==> flow/design.v <==
module spi_master
(
	input                       sys_clk,
	input                       rst,
	output                      nCS,        
	output                      DCLK,       
	output                      MOSI,       
	input                       MISO,       
	input                       CPOL,
	input                       CPHA,
	input                       nCS_ctrl,
	input[15:0]                 clk_div,
	input                       wr_req,
	output                      wr_ack,
	input[7:0]                  data_in,
	output[7:0]                 data_out
);
localparam                   IDLE            = 0;
localparam                   DCLK_EDGE       = 1;
localparam                   DCLK_IDLE       = 2;
localparam                   ACK             = 3;
localparam                   LAST_HALF_CYCLE = 4;
localparam                   ACK_WAIT        = 5;
reg                          DCLK_reg;
reg[7:0]                     MOSI_shift;
reg[7:0]                     MISO_shift;
reg[2:0]                     state;
reg[2:0]                     next_state;
reg [15:0]                   clk_cnt;
reg[4:0]                     clk_edge_cnt;
assign MOSI = MOSI_shift[7];
assign DCLK = DCLK_reg;
assign data_out = MISO_shift;
assign wr_ack = (state == ACK);
assign nCS = nCS_ctrl;
always@(posedge sys_clk or posedge rst)
begin
	if(rst)
		state <= IDLE;
	else
		state <= next_state;
end
always@(*)
begin
	case(state)
		IDLE:
			if(wr_req == 1'b1)
				next_state <= DCLK_IDLE;
			else
				next_state <= IDLE;
		DCLK_IDLE:
			if(clk_cnt == clk_div)
				next_state <= DCLK_EDGE;
			else
				next_state <= DCLK_IDLE;
		DCLK_EDGE:
			if(clk_edge_cnt == 5'd15)
				next_state <= LAST_HALF_CYCLE;
			else
				next_state <= DCLK_IDLE;
		LAST_HALF_CYCLE:
			if(clk_cnt == clk_div)
				next_state <= ACK;
			else
				next_state <= LAST_HALF_CYCLE;
		ACK:
			next_state <= ACK_WAIT;
		ACK_WAIT:
			next_state <= IDLE;
		default:
			next_state <= IDLE;
	endcase
end
always@(posedge sys_clk or posedge rst)
begin
	if(rst)
		DCLK_reg <= 1'b0;
	else if(state == IDLE)
		DCLK_reg <= CPOL;
	else if(state == DCLK_EDGE)
		DCLK_reg <= ~DCLK_reg; 
end
always@(posedge sys_clk or posedge rst)
begin
	if(rst)
		clk_cnt <= 16'd0;
	else if(state == DCLK_IDLE || state == LAST_HALF_CYCLE)
		clk_cnt <= clk_cnt + 16'd1;
	else
		clk_cnt <= 16'd0;
end
always@(posedge sys_clk or posedge rst)
begin
	if(rst)
		clk_edge_cnt <= 5'd0;
	else if(state == DCLK_EDGE)
		clk_edge_cnt <= clk_edge_cnt + 5'd1;
	else if(state == IDLE)
		clk_edge_cnt <= 5'd0;
end
always@(posedge sys_clk or posedge rst)
begin
	if(rst)
		MOSI_shift <= 8'd0;
	else if(state == IDLE && wr_req)
		MOSI_shift <= data_in;
	else if(state == DCLK_EDGE)
		if(CPHA == 1'b0 && clk_edge_cnt[0] == 1'b1)
			MOSI_shift <= {MOSI_shift[6:0],MOSI_shift[7]};
		else if(CPHA == 1'b1 && (clk_edge_cnt != 5'd0 && clk_edge_cnt[0] == 1'b0))
			MOSI_shift <= {MOSI_shift[6:0],MOSI_shift[7]};
end
always@(posedge sys_clk or posedge rst)
begin
	if(rst)
		MISO_shift <= 8'd0;
	else if(state == IDLE && wr_req)
		MISO_shift <= 8'h00;
	else if(state == DCLK_EDGE)
		if(CPHA == 1'b0 && clk_edge_cnt[0] == 1'b0)
			MISO_shift <= {MISO_shift[6:0],MISO};
		else if(CPHA == 1'b1 && (clk_edge_cnt[0] == 1'b1))
			MISO_shift <= {MISO_shift[6:0],MISO};
end
endmodule
module sd_card_cmd(
	input                       sys_clk,
	input                       rst,
	input[15:0]                 spi_clk_div,                   
	input                       cmd_req,                       
	output                      cmd_req_ack,                   
	output reg                  cmd_req_error,                 
	input[47:0]                 cmd,                           
	input[7:0]                  cmd_r1,                        
	input[15:0]                 cmd_data_len,                  
	input                       block_read_req,                
	output reg                  block_read_valid,              
	output reg[7:0]             block_read_data,               
	output                      block_read_req_ack,            
	input                       block_write_req,               
	input[7:0]                  block_write_data,              
	output                      block_write_data_rd,           
	output                      block_write_req_ack,           
	output                      nCS_ctrl,                      
	output reg[15:0]            clk_div,
	output reg                  spi_wr_req,                    
	input                       spi_wr_ack,                    
	output[7:0]                 spi_data_in,                   
	input[7:0]                  spi_data_out                   
);
parameter S_IDLE         = 0;
parameter S_WAIT         = 1;
parameter S_INIT         = 2;
parameter S_CMD_PRE      = 3;
parameter S_CMD          = 4;
parameter S_CMD_DATA     = 5;
parameter S_READ_WAIT    = 6;
parameter S_READ         = 7;
parameter S_READ_ACK     = 8;
parameter S_WRITE_TOKEN  = 9;
parameter S_WRITE_DATA_0 = 10;
parameter S_WRITE_DATA_1 = 11;
parameter S_WRITE_CRC    = 12;
parameter S_WRITE_SUC    = 13;
parameter S_WRITE_BUSY   = 14;
parameter S_WRITE_ACK    = 15;
parameter S_ERR          = 16;
parameter S_END          = 17;
reg[4:0]                      state;
reg                           CS_reg;
reg[15:0]                     byte_cnt;
reg[7:0]                      send_data;
wire[7:0]                     data_recv;
reg[9:0]                      wr_data_cnt;
assign cmd_req_ack = (state == S_END);
assign block_read_req_ack = (state == S_READ_ACK);
assign block_write_req_ack= (state == S_WRITE_ACK);
assign block_write_data_rd = (state == S_WRITE_DATA_0);
assign spi_data_in = send_data;
assign data_recv = spi_data_out;
assign nCS_ctrl = CS_reg;
always@(posedge sys_clk or posedge rst)
begin
	if(rst == 1'b1)
	begin
		CS_reg <= 1'b1;
		spi_wr_req <= 1'b0;
		byte_cnt <= 16'd0;
		clk_div <= 16'd0;
		send_data <= 8'hff;
		state <= S_IDLE;
		cmd_req_error <= 1'b0;
		wr_data_cnt <= 10'd0;
	end
	else
		case(state)
			S_IDLE:
			begin
				state <= S_INIT;
				clk_div <= spi_clk_div;
				CS_reg <= 1'b1;
			end
			S_INIT:
			begin
				if(spi_wr_ack == 1'b1)
				begin
					if(byte_cnt >= 16'd10)
					begin
						byte_cnt <= 16'd0;
						spi_wr_req <= 1'b0;
						state <= S_WAIT;
					end
					begin
						byte_cnt <= byte_cnt + 16'd1;
					end
				end
				else
				begin
					spi_wr_req <= 1'b1;
					send_data <= 8'hff;
				end
			end
			S_WAIT:
			begin
				cmd_req_error <= 1'b0;
				wr_data_cnt <= 10'd0;
				if(cmd_req == 1'b1)
					state <= S_CMD_PRE;
				else if(block_read_req == 1'b1)
					state <= S_READ_WAIT;
				else if(block_write_req == 1'b1)
					state <= S_WRITE_TOKEN;
				clk_div <= spi_clk_div;
			end
			S_CMD_PRE:
			begin
				if(spi_wr_ack == 1'b1)
				begin
					state <= S_CMD;
					spi_wr_req <= 1'b0;
					byte_cnt <= 16'd0;
				end
				else
				begin
					spi_wr_req <= 1'b1;
					CS_reg <= 1'b1;
					send_data <= 8'hff;
				end
			end
			S_CMD:
			begin
				if(spi_wr_ack == 1'b1)
				begin
					if((byte_cnt == 16'hffff) || (data_recv != cmd_r1 && data_recv[7] == 1'b0))
					begin
						state <= S_ERR;
						spi_wr_req <= 1'b0;
						byte_cnt <= 16'd0;
					end
					else if(data_recv == cmd_r1)
					begin
						spi_wr_req <= 1'b0;
						if(cmd_data_len != 16'd0)
						begin
							state <= S_CMD_DATA;
							byte_cnt <= 16'd0;
						end
						else
						begin
							state <= S_END;
							byte_cnt <= 16'd0;
						end
					end
					else
						byte_cnt <=  byte_cnt + 16'd1;
				end
				else
				begin
					spi_wr_req <= 1'b1;
					CS_reg <= 1'b0;
					if(byte_cnt == 16'd0)
						send_data <= (cmd[47:40] | 8'h40);
					else if(byte_cnt == 16'd1)
						send_data <= cmd[39:32];
					else if(byte_cnt == 16'd2)
						send_data <= cmd[31:24];
					else if(byte_cnt == 16'd3)
						send_data <= cmd[23:16];
					else if(byte_cnt == 16'd4)
						send_data <= cmd[15:8];
					else if(byte_cnt == 16'd5)
						send_data <= cmd[7:0];
					else
						send_data <= 8'hff;
				end
			end
			S_CMD_DATA:
			begin
				if(spi_wr_ack == 1'b1)
				begin
					if(byte_cnt == cmd_data_len - 16'd1)
					begin
						state <= S_END;
						spi_wr_req <= 1'b0;
						byte_cnt <= 16'd0;
					end
					else
					begin
						byte_cnt <= byte_cnt + 16'd1;
					end
				end
				else
				begin
					spi_wr_req <= 1'b1;
					send_data <= 8'hff;
				end
			end
			S_READ_WAIT:
			begin
				if(spi_wr_ack == 1'b1 && data_recv == 8'hfe)
				begin
					spi_wr_req <= 1'b0;
					state <= S_READ;
					byte_cnt <= 16'd0;
				end
				else
				begin
					spi_wr_req <= 1'b1;
					send_data <= 8'hff;
				end
			end
			S_READ:
			begin
				if(spi_wr_ack == 1'b1)
				begin
					if(byte_cnt == 16'd513)
					begin
						state <= S_READ_ACK;
						spi_wr_req <= 1'b0;
						byte_cnt <= 16'd0;
					end
					else
					begin
						byte_cnt <= byte_cnt + 16'd1;
					end
				end
				else
				begin
					spi_wr_req <= 1'b1;
					send_data <= 8'hff;
				end
			end
			S_WRITE_TOKEN:
				if(spi_wr_ack == 1'b1)
				begin
					state <= S_WRITE_DATA_0;
					spi_wr_req <= 1'b0;
					byte_cnt <= 16'd0;  
				end
				else
				begin
					spi_wr_req <= 1'b1;
					send_data <= 8'hfe;
				end
			S_WRITE_DATA_0:
			begin
				state <= S_WRITE_DATA_1;
				wr_data_cnt <= wr_data_cnt + 10'd1;
			end
			S_WRITE_DATA_1:
			begin
				if(spi_wr_ack == 1'b1 && wr_data_cnt == 10'd512)
				begin
					state <= S_WRITE_CRC;
					spi_wr_req <= 1'b0;
				end
				else if(spi_wr_ack == 1'b1)
				begin
					state <= S_WRITE_DATA_0;
					spi_wr_req <= 1'b0;
				end
				else
				begin
					spi_wr_req <= 1'b1;
					send_data <= block_write_data;
				end
			end
			S_WRITE_CRC:
			begin
				if(spi_wr_ack == 1'b1)
				begin
					if(byte_cnt == 16'd1)
					begin
						state <= S_WRITE_SUC;
						spi_wr_req <= 1'b0;
						byte_cnt <= 16'd0;
					end
					else
					begin
						byte_cnt <= byte_cnt + 16'd1;
					end
				end
				else
				begin
					spi_wr_req <= 1'b1;
					send_data <= 8'hff;
				end
			end
			S_WRITE_SUC :
			begin
				if(spi_wr_ack == 1'b1)
				begin
					if(data_recv[4:0] == 5'b00101)
					begin
						state <= S_WRITE_BUSY;
						spi_wr_req <= 1'b0;
					end
				end
				else
				begin
					spi_wr_req <= 1'b1;
					send_data <= 8'hff;
				end
			end
			S_WRITE_BUSY :
			begin
				if(spi_wr_ack == 1'b1)
				begin
					if(data_recv == 8'hff)
					begin
						state <= S_WRITE_ACK;
						spi_wr_req <= 1'b0;
					end
				end
				else
				begin
					spi_wr_req <= 1'b1;
					send_data <= 8'hff;
				end
			end
			S_ERR:
			begin
				state <= S_END;
				cmd_req_error <= 1'b1;
			end
			S_READ_ACK,S_WRITE_ACK,S_END:
			begin
				state <= S_WAIT;
			end
			default:
				state <= S_IDLE;
		endcase
end
always@(posedge sys_clk or posedge rst)
begin
	if(rst == 1'b1)
		block_read_valid <= 1'b0;
	else if(state == S_READ && byte_cnt < 16'd512)
		block_read_valid <= spi_wr_ack;
	else
		block_read_valid <= 1'b0;
end
always@(posedge sys_clk or posedge rst)
begin
	if(rst == 1'b1)
		block_read_data <= 8'd0;
	else if(state == S_READ && spi_wr_ack == 1'b1)
		block_read_data <= data_recv;
end
endmodule
module sd_card_sec_read_write
#(
	parameter  SPI_LOW_SPEED_DIV = 248,          
	parameter  SPI_HIGH_SPEED_DIV = 0            
)
(
	input            clk,
	input            rst,
	output reg       sd_init_done,
	input            sd_sec_read,
	input[31:0]      sd_sec_read_addr,
	output[7:0]      sd_sec_read_data,
	output           sd_sec_read_data_valid,
	output           sd_sec_read_end,
	input            sd_sec_write,
	input[31:0]      sd_sec_write_addr,
	input[7:0]       sd_sec_write_data,
	output           sd_sec_write_data_req,
	output           sd_sec_write_end,
	output reg[15:0] spi_clk_div,
	output reg       cmd_req,
	input            cmd_req_ack,
	input            cmd_req_error,
	output reg[47:0] cmd,
	output reg[7:0]  cmd_r1,
	output reg[15:0] cmd_data_len,
	output reg       block_read_req,
	input            block_read_valid,
	input[7:0]       block_read_data,
	input            block_read_req_ack,
	output reg       block_write_req,
	output[7:0]      block_write_data,
	input            block_write_data_rd,
	input            block_write_req_ack
);
reg[7:0] read_data;
reg[31:0] timer;
localparam S_IDLE               = 0;
localparam S_CMD0               = 1;
localparam S_CMD8               = 2;
localparam S_CMD55              = 3;
localparam S_CMD41              = 4;
localparam S_CMD17              = 5;
localparam S_READ               = 6;
localparam S_CMD24              = 7;
localparam S_WRITE              = 8;
localparam S_ERR                = 14;
localparam S_WRITE_END          = 15;
localparam S_READ_END           = 16;
localparam S_WAIT_READ_WRITE    = 17;
localparam S_CMD16              = 18;
reg[4:0]                       state;
reg[31:0]                      sec_addr;
assign sd_sec_read_data_valid = (state == S_READ) && block_read_valid;
assign sd_sec_read_data = block_read_data;
assign sd_sec_read_end = (state == S_READ_END);
assign sd_sec_write_data_req = (state == S_WRITE) && block_write_data_rd;
assign block_write_data = sd_sec_write_data;
assign sd_sec_write_end = (state == S_WRITE_END);
always@(posedge clk or posedge rst)
begin
	if(rst == 1'b1)
	begin
		state <= S_IDLE;
		cmd_req <= 1'b0;
		cmd_data_len <= 16'd0;
		cmd_r1 <= 8'd0;
		cmd <= 48'd0;
		spi_clk_div <= SPI_LOW_SPEED_DIV[15:0];
		block_write_req <= 1'b0;
		block_read_req <= 1'b0;
		sec_addr <= 32'd0;
		sd_init_done <= 1'b0;
	end
	else
		case(state)
			S_IDLE:
			begin
				state <= S_CMD0;
				sd_init_done <= 1'b0;
				spi_clk_div <= SPI_LOW_SPEED_DIV[15:0];
			end
			S_CMD0:
			begin
				if(cmd_req_ack & ~cmd_req_error)
				begin
					state <= S_CMD8;
					cmd_req <= 1'b0;
				end
				else
				begin
					cmd_req <= 1'b1;
					cmd_data_len <= 16'd0;
					cmd_r1 <= 8'h01;
					cmd <= {8'd0,8'h00,8'h00,8'h00,8'h00,8'h95};
				end
			end
			S_CMD8:
			begin
				if(cmd_req_ack & ~cmd_req_error)
				begin
					state <= S_CMD55;
					cmd_req <= 1'b0;
				end
				else
				begin
					cmd_req <= 1'b1;
					cmd_data_len <= 16'd4;
					cmd_r1 <= 8'h01;
					cmd <= {8'd8,8'h00,8'h00,8'h01,8'haa,8'h87};
				end
			end
			S_CMD55:
			begin
				if(cmd_req_ack & ~cmd_req_error)
				begin
					state <= S_CMD41;
					cmd_req <= 1'b0;
				end
				else
				begin
					cmd_req <= 1'b1;
					cmd_data_len <= 16'd0;
					cmd_r1 <= 8'h01;
					cmd <= {8'd55,8'h00,8'h00,8'h00,8'h00,8'hff};
				end
			end
			S_CMD41:
			begin
				if(cmd_req_ack & ~cmd_req_error)
				begin
					state <= S_CMD16;
					cmd_req <= 1'b0;
					sd_init_done <= 1'b1;
					spi_clk_div <= SPI_HIGH_SPEED_DIV[15:0];
				end
				else if(cmd_req_ack)
				begin
					state <= S_CMD55;
				end
				else
				begin
					cmd_req <= 1'b1;
					cmd_data_len <= 16'd0;
					cmd_r1 <= 8'h00;
					cmd <= {8'd41,8'h40,8'h00,8'h00,8'h00,8'hff};
				end
			end
			S_CMD16:
			begin
				if(cmd_req_ack & ~cmd_req_error)
				begin
					state <= S_WAIT_READ_WRITE;
					cmd_req <= 1'b0;
					sd_init_done <= 1'b1;
					spi_clk_div <= SPI_HIGH_SPEED_DIV[15:0];
				end
				else if(cmd_req_ack)
				begin
					state <= S_CMD55;
				end
				else
				begin
					cmd_req <= 1'b1;
					cmd_data_len <= 16'd0;
					cmd_r1 <= 8'h00;
					cmd <= {8'd16,32'd512,8'hff};
				end
			end			
			S_WAIT_READ_WRITE:
			begin
				if(sd_sec_write ==  1'b1)
				begin
					state <= S_CMD24;
					sec_addr <= sd_sec_write_addr;
				end
				else if(sd_sec_read == 1'b1)
				begin
					state <= S_CMD17;
					sec_addr <= sd_sec_read_addr;
				end
				spi_clk_div <= 16'd0;
			end
			S_CMD24:
			begin
				if(cmd_req_ack & ~cmd_req_error)
				begin
					state <= S_WRITE;
					cmd_req <= 1'b0;
				end
				else
				begin
					cmd_req <= 1'b1;
					cmd_data_len <= 16'd0;
					cmd_r1 <= 8'h00;
					cmd <= {8'd24,sec_addr,8'hff};
				end
			end
			S_WRITE:
			begin
				if(block_write_req_ack == 1'b1)
				begin
					block_write_req <= 1'b0;
					state <= S_WRITE_END;
				end
				else
					block_write_req <= 1'b1;
			end
			S_CMD17:
			begin
				if(cmd_req_ack & ~cmd_req_error)
				begin
					state <= S_READ;
					cmd_req <= 1'b0;
				end
				else
				begin
					cmd_req <= 1'b1;
					cmd_data_len <= 16'd0;
					cmd_r1 <= 8'h00;
					cmd <= {8'd17,sec_addr,8'hff};
				end
			end
			S_READ:
			begin
				if(block_read_req_ack)
				begin
					state <= S_READ_END;
					block_read_req <= 1'b0;
				end
				else
				begin
					block_read_req <= 1'b1;
				end
			end
			S_WRITE_END:
			begin
				state <= S_WAIT_READ_WRITE;
			end
			S_READ_END:
			begin
				state <= S_WAIT_READ_WRITE;
			end
			default:
				state <= S_IDLE;
		endcase
end
endmodule
module sd_card_top
#(
	parameter  SPI_LOW_SPEED_DIV = 248,          
	parameter  SPI_HIGH_SPEED_DIV = 0            
)
(
	input            clk,
	input            rst,
	output           SD_nCS,                     
	output           SD_DCLK,                    
	output           SD_MOSI,                    
	input            SD_MISO,                    
	output           sd_init_done,               
	input            sd_sec_read,                
	input[31:0]      sd_sec_read_addr,           
	output[7:0]      sd_sec_read_data,           
	output           sd_sec_read_data_valid,     
	output           sd_sec_read_end,            
	input            sd_sec_write,               
	input[31:0]      sd_sec_write_addr,          
	input[7:0]       sd_sec_write_data,          
	output           sd_sec_write_data_req,      
	output           sd_sec_write_end            
);
wire[15:0]           spi_clk_div;                
wire                 cmd_req;                    
wire                 cmd_req_ack;                
wire                 cmd_req_error;              
wire[47:0]           cmd;                        
wire[7:0]            cmd_r1;                     
wire[15:0]           cmd_data_len;               
wire                 block_read_req;             
wire                 block_read_valid;           
wire[7:0]            block_read_data;            
wire                 block_read_req_ack;         
wire                 block_write_req;            
wire[7:0]            block_write_data;           
wire                 block_write_data_rd;        
wire                 block_write_req_ack;        
wire                 nCS_ctrl;                   
wire                 spi_wr_req;                 
wire                 spi_wr_ack;                 
wire[7:0]            spi_data_in;                
wire[7:0]            spi_data_out;               
wire[15:0]           clk_div;
sd_card_sec_read_write
#(
	.SPI_LOW_SPEED_DIV(SPI_LOW_SPEED_DIV),
	.SPI_HIGH_SPEED_DIV(SPI_HIGH_SPEED_DIV)
)
sd_card_sec_read_write_m0(
	.clk                            (clk                    ),
	.rst                            (rst                    ),
	.sd_init_done                   (sd_init_done           ),
	.sd_sec_read                    (sd_sec_read            ),
	.sd_sec_read_addr               (sd_sec_read_addr       ),
	.sd_sec_read_data               (sd_sec_read_data       ),
	.sd_sec_read_data_valid         (sd_sec_read_data_valid ),
	.sd_sec_read_end                (sd_sec_read_end        ),
	.sd_sec_write                   (sd_sec_write           ),
	.sd_sec_write_addr              (sd_sec_write_addr      ),
	.sd_sec_write_data              (sd_sec_write_data      ),
	.sd_sec_write_data_req          (sd_sec_write_data_req  ),
	.sd_sec_write_end               (sd_sec_write_end       ),
	.spi_clk_div                    (spi_clk_div            ),
	.cmd_req                        (cmd_req                ),
	.cmd_req_ack                    (cmd_req_ack            ),
	.cmd_req_error                  (cmd_req_error          ),
	.cmd                            (cmd                    ),
	.cmd_r1                         (cmd_r1                 ),
	.cmd_data_len                   (cmd_data_len           ),
	.block_read_req                 (block_read_req         ),
	.block_read_valid               (block_read_valid       ),
	.block_read_data                (block_read_data        ),
	.block_read_req_ack             (block_read_req_ack     ),
	.block_write_req                (block_write_req        ),
	.block_write_data               (block_write_data       ),
	.block_write_data_rd            (block_write_data_rd    ),
	.block_write_req_ack            (block_write_req_ack    )
);
sd_card_cmd sd_card_cmd_m0(
	.sys_clk                        (clk                    ),
	.rst                            (rst                    ),
	.spi_clk_div                    (spi_clk_div            ),
	.cmd_req                        (cmd_req                ),
	.cmd_req_ack                    (cmd_req_ack            ),
	.cmd_req_error                  (cmd_req_error          ),
	.cmd                            (cmd                    ),
	.cmd_r1                         (cmd_r1                 ),
	.cmd_data_len                   (cmd_data_len           ),
	.block_read_req                 (block_read_req         ),
	.block_read_req_ack             (block_read_req_ack     ),
	.block_read_data                (block_read_data        ),
	.block_read_valid               (block_read_valid       ),
	.block_write_req                (block_write_req        ),
	.block_write_data               (block_write_data       ),
	.block_write_data_rd            (block_write_data_rd    ),
	.block_write_req_ack            (block_write_req_ack    ),
	.nCS_ctrl                       (nCS_ctrl               ),
	.clk_div                        (clk_div                ),
	.spi_wr_req                     (spi_wr_req             ),
	.spi_wr_ack                     (spi_wr_ack             ),
	.spi_data_in                    (spi_data_in            ),
	.spi_data_out                   (spi_data_out           )
);
spi_master spi_master_m0(
	.sys_clk                        (clk                    ),
	.rst                            (rst                    ),
	.nCS                            (SD_nCS                 ),
	.DCLK                           (SD_DCLK                ),
	.MOSI                           (SD_MOSI                ),
	.MISO                           (SD_MISO                ),
	.clk_div                        (clk_div                ),
	.CPOL                           (1'b1                   ),
	.CPHA                           (1'b1                   ),
	.nCS_ctrl                       (nCS_ctrl               ),
	.wr_req                         (spi_wr_req             ),
	.wr_ack                         (spi_wr_ack             ),
	.data_in                        (spi_data_in            ),
	.data_out                       (spi_data_out           )
);
endmodule
== From RTL to reports: sd_card_top ==
What the tools print for sd_card_top, step after step.
Line numbers count from 1 in the design file above.
Library cell names are shortened.
Not given: --
Set-up
  top: sd_card_top
  clock port: clk
  cell library: sky130hd
  corner: tt_025C_1v80

== After elaboration ==
Yosys after proc, flatten, opt, wreduce and memory -nomap, before mapping. Memory bits, and registers merged into a memory's read port (data or address), are not among the register bits. Print and check cells are not counted. Equal cells are merged and count once.
Word-level totals
  bits in registers: 237
  bits of input ports: 77
  output and inout port bits: 16
  word-level cells: 334
Operators by class
  add/subtract/negate cells: 5
  magnitude comparators: 2
  eq/ne operators: 105
  multiplexer cells: 136
  bitwise operators: 5
  reductions and logical operators: 55
Operator list (count)
  2-to-1 mux 48 bit: 9
  parallel mux 48 bit (select 7 bit): 1
  2-to-1 mux 16 bit: 18
  2-to-1 mux 5 bit: 37
  2-to-1 mux 8 bit: 22
  parallel mux 16 bit (select 7 bit): 1
  parallel mux 16 bit (select 3 bit): 2
  parallel mux 5 bit (select 16 bit): 1
  2-to-1 mux 32 bit: 2
  parallel mux 5 bit (select 12 bit): 1
  equality test 5 x 4 -> 1 bit with constant B: 11
  inequality test 2 x 1 -> 1 bit with constant B: 24
  equality test 5 x 3 -> 1 bit with constant B: 9
  inequality test 2 bit with constant B: 21
  parallel mux 8 bit (select 5 bit): 1
  adder 16 x 1 -> 16 bit with constant B: 2
  equality test 16 bit: 2
  equality test 16 x 2 -> 1 bit with constant B: 2
  equality test 16 x 3 -> 1 bit with constant B: 2
  2-to-1 mux 1 bit: 29
  equality test 5 bit with constant B: 5
  inequality test 3 bit with constant B: 8
  AND reduction 8 bit: 3
  parallel mux 8 bit (select 3 bit): 1
  equality test 5 x 2 -> 1 bit with constant B: 4
  parallel mux 10 bit (select 2 bit): 1
  AND reduction 17 bit: 1
  subtractor 16 x 1 -> 16 bit with constant B: 1
Other operator kinds: 48; their cells: 87.

== Logic depth ==
Yosys ltp: most cells in a row. Word level: on the elaborated netlist, between registers, memories and ports. Mapped: between sequential cells and ports; inverters and the memories' decode and read muxes count.
Depth
  depth in word-level cells: 9
  ABC_AREA: 0
  gate-level depth with buffers: 9

== Mapped cells and area ==
Source: synth_stat.txt of the flow (Yosys; design flattened, memories mapped). It holds for the ABC_AREA given above (unset counts as 0); a run with the other value may have another netlist.
Totals and module areas in this step are rounded.
Cells by type
  dfrtp_1: count 189, area in all 4.73E+03 um2
  nand2_1: count 179, area in all 671.894 um2
  o21ai_0: count 88, area in all 440.422 um2
  mux2i_1: count 42, area in all 420.403 um2
  nand3_1: count 74, area in all 370.355 um2
  dfstp_2: count 12, area in all 315.302 um2
  nor2_1: count 56, area in all 210.202 um2
  a21oi_1: count 30, area in all 150.144 um2
  clkbuf_1: count 39, area in all 146.39 um2
  ha_1: count 11, area in all 137.632 um2
  inv_1: count 33, area in all 123.869 um2
  mux2_2: count 10, area in all 112.608 um2
  nand4_1: count 18, area in all 112.608 um2
  a22o_1: count 12, area in all 105.101 um2
  and3_1: count 16, area in all 100.096 um2
  xor2_1: count 11, area in all 96.342 um2
  nor2b_1: count 13, area in all 81.328 um2
  nor3_1: count 16, area in all 80.077 um2
Not listed: further types 50, cells in them 172.
Synthesis totals
  cell count: 1021
  cell area after synthesis: 9700 um2
  sequential area: 5000 um2
  flip-flops: 201
  buffers: 53
The figures by module come from a second, unflattened synthesis with its own total; it is not the netlist above.
Second synthesis, totals
  cell total of the unflattened synthesis: 1199
  area total of the unflattened synthesis: 12000 um2
Rows give one instance, submodules left out.
By module
  sd_card_cmd: times used 1, cells 527, area 4800 um2, seq. area 2000 um2
  sd_card_sec_read_write: times used 1, cells 449, area 4600 um2, seq. area 2300 um2
  spi_master: times used 1, cells 222, area 2200 um2, seq. area 1100 um2
  sd_card_top: times used 1, cells 1, area 3.8 um2, seq. area 0.0 um2

== Path before layout ==
OpenSTA on the mapped netlist: ideal clock, no wires. The path of least setup slack (recovery checks aside). Input and output delay are each 20% of the period. Register names are those of the netlist, which keeps one name where synthesis merged equal registers.
Timing post-synthesis
  kind: register -> register
  start point: register sd_card_cmd_m0.byte_cnt[0]
  end point: register sd_card_cmd_m0.byte_cnt[15]
  period: 5.0 ns
  launch time at the first pin: 0.000 ns
  arrival time: 2.313 ns
  data required time: 4.867 ns
  slack: 2.555 ns
  path delay: 2.446 ns
  stages on the path: 9
  buffers on the path: 1
  synthesis period reached: 2.445 ns
"path delay" is the arrival time less input delay plus setup time.
"stages on the path": output pins that drive a net of the path, with the launching flip-flop's if there is one; two outputs of one cell count as two.
"synthesis period reached" = period - worst setup slack (recovery checks aside). The figure is calculated, with input and output delays left at 20% of the set period.
The rows between start and end are the longest chain of elaborated cells between them; the timing report does not say that the signal goes this way. Where chains are equally long, one stands for them.
A line is the first line of the expression or statement that the cell stems from. Yosys adds cells for indexed reads and writes and turns some case tables into memories.
At most two assigning lines are given for a register; there are more.
Between the ends, post-synthesis
  cells stage by stage: dfrtp_1 ha_1 nor3b_1 nand4_1 a32o_1 nor3b_4 buf_4 a2bb2oi_1 o31ai_1
  cells in the longest elaborated chain: 5
  elaborated cells on any way between the ends: 17
  classes of those cells: add/sub: 1; eq/ne: 4; mux: 11; reduce/logical: 1
RTL lines, path post-synthesis
  start: declaration: line 171  | reg[15:0]                     byte_cnt;
  start: assignment: line 214  | byte_cnt <= byte_cnt + 16'd1;
  start: assignment: line 275  | byte_cnt <= byte_cnt + 16'd1;
  adder 16 x 1 -> 16 bit: line 275
  2-to-1 mux 16 bit: line 260  | else if(data_recv == cmd_r1)
  2-to-1 mux 16 bit: line 254  | if((byte_cnt == 16'hffff) || (data_recv != cmd_r1 && data_recv[7] == 1'b0))
  2-to-1 mux 16 bit: line 252  | if(spi_wr_ack == 1'b1)
  parallel mux 16 bit (select 7 bit): line 196  | case(state)
  end: assignment: line 214
  end: assignment: line 275
  end: declaration: line 171

== Timing after layout ==
Path of least setup slack in the final report of run 1 (OpenROAD, finished layout, wires in). Where an end is a register, its clock arrival counts in the times.
Timing after layout
  kind: register -> register
  start point: register sd_card_cmd_m0.byte_cnt[1]
  end point: register sd_card_cmd_m0.byte_cnt[13]
  period: 4.31 ns
  launch time at the first pin: 0.49 ns
  arrival time: 3.64 ns
  data required time: 4.68 ns
  slack: 1.05 ns
  stages on the path: 8
  buffers on the path: 0
The rows between start and end are the longest chain of elaborated cells between them; the timing report does not say that the signal goes this way. Where chains are equally long, one stands for them.
At most two assigning lines are given for a register; there are more.
Between the ends, after layout
  cells stage by stage: dfrtp_1 ha_1 nand3_1 nor4_1 a31oi_1 nor3b_4 nor2_1 a22o_1
  cells in the longest elaborated chain: 5
  elaborated cells on any way between the ends: 17
  classes of those cells: add/sub: 1; eq/ne: 4; mux: 11; reduce/logical: 1
RTL lines, path after layout
  start: declaration: line 171  | reg[15:0]                     byte_cnt;
  start: assignment: line 214  | byte_cnt <= byte_cnt + 16'd1;
  start: assignment: line 275  | byte_cnt <= byte_cnt + 16'd1;
  adder 16 x 1 -> 16 bit: line 275
  2-to-1 mux 16 bit: line 260  | else if(data_recv == cmd_r1)
  2-to-1 mux 16 bit: line 254  | if((byte_cnt == 16'hffff) || (data_recv != cmd_r1 && data_recv[7] == 1'b0))
  2-to-1 mux 16 bit: line 252  | if(spi_wr_ack == 1'b1)
  parallel mux 16 bit (select 7 bit): line 196  | case(state)
  end: assignment: line 214
  end: assignment: line 275
  end: declaration: line 171

==> runs of sd_card_top <==
sd_card_top through Yosys and OpenROAD on sky130hd: 4 stored runs, unordered, with their settings and measured results. The constraints put input and output delay at 20% of the set period each and load the outputs with 0.01 pF.
"achieved clock period" is the run's clock period less its worst setup slack. It is reckoned from that one timing run; input and output delays stay at 20% of the period that was set.
"worst setup path time" means the part of the period allowed to the worst setup path (the constraints hold back 20% at inputs and 20% at outputs) less its slack; where the path has registers, the arrival times of their clocks count too.
"power" is the tool's figure for a default switching activity; nothing was simulated.
The results are shown rounded.
[run 1] settings: ABC_AREA=0, CAP_MARGIN=40, CELL_PAD_IN_SITES_DETAIL_PLACEMENT=1, CELL_PAD_IN_SITES_GLOBAL_PLACEMENT=1, CORE_ASPECT_RATIO=1.35, CORE_UTILIZATION=44, CTS_CLUSTER_DIAMETER=274, CTS_CLUSTER_SIZE=16, GPL_ROUTABILITY_DRIVEN=0, GPL_TIMING_DRIVEN=0, HOLD_SLACK_MARGIN=0.17, MAX_ROUTING_LAYER=met4, MIN_ROUTING_LAYER=met1, PLACE_DENSITY_LB_ADDON=0.09, SETUP_SLACK_MARGIN=0.01, SLEW_MARGIN=0, TNS_END_PERCENT=45, period_ns=4.31, CORE_MARGIN=2
[run 1] result: chip area after synthesis (Yosys) 9700 um2, die area 23000 um2, standard-cell area of the final layout 12000 um2, utilization 0.53, worst setup slack after layout 1.0 ns, total negative slack 0.000 ns, power 3.5 mW, achieved clock period 3.265 ns, worst setup path time 3.26 ns, worst setup path kind register -> register
[run 2] settings: ABC_AREA=1, CAP_MARGIN=30, CELL_PAD_IN_SITES_DETAIL_PLACEMENT=1, CORE_MARGIN=9, CTS_CLUSTER_SIZE=23, GPL_TIMING_DRIVEN=0, SETUP_SLACK_MARGIN=0.77, TNS_END_PERCENT=55, period_ns=3.35, CORE_UTILIZATION=40, SLEW_MARGIN=20
[run 2] result: chip area after synthesis (Yosys) 9900 um2, die area 31000 um2, standard-cell area of the final layout 12000 um2, utilization 0.5, worst setup slack after layout 0.98 ns, total negative slack 0.000 ns, power 5.3 mW, achieved clock period 2.370 ns, worst setup path time 1.70 ns, worst setup path kind register -> output
[run 3] settings: ABC_AREA=0, CAP_MARGIN=40, CELL_PAD_IN_SITES_DETAIL_PLACEMENT=1, CELL_PAD_IN_SITES_GLOBAL_PLACEMENT=1, CORE_ASPECT_RATIO=1.35, CORE_UTILIZATION=44, CTS_CLUSTER_DIAMETER=274, CTS_CLUSTER_SIZE=16, GPL_ROUTABILITY_DRIVEN=0, GPL_TIMING_DRIVEN=0, MAX_ROUTING_LAYER=met4, MIN_ROUTING_LAYER=met1, PLACE_DENSITY_LB_ADDON=0.09, SETUP_SLACK_MARGIN=0.01, SLEW_MARGIN=0, TNS_END_PERCENT=70, period_ns=4.31, CORE_MARGIN=2
[run 3] result: chip area after synthesis (Yosys) 9700 um2, die area 23000 um2, standard-cell area of the final layout 12000 um2, utilization 0.53, worst setup slack after layout 1.0 ns, total negative slack 0.000 ns, power 3.5 mW, achieved clock period 3.265 ns, worst setup path time 3.26 ns, worst setup path kind register -> register
[run 4] settings: ABC_AREA=0, CAP_MARGIN=0, CORE_UTILIZATION=47, CTS_CLUSTER_DIAMETER=231, CTS_CLUSTER_SIZE=91, GPL_ROUTABILITY_DRIVEN=1, GPL_TIMING_DRIVEN=1, MAX_ROUTING_LAYER=met5, PLACE_DENSITY_LB_ADDON=0.3, period_ns=2.33, CORE_MARGIN=2, SLEW_MARGIN=20
[run 4] result: chip area after synthesis (Yosys) 9700 um2, die area 22000 um2, standard-cell area of the final layout 12000 um2, utilization 0.58, worst setup slack after layout -0.054 ns, total negative slack -0.17 ns, power 5.4 mW, achieved clock period 2.384 ns, worst setup path time 2.38 ns, worst setup path kind register -> register
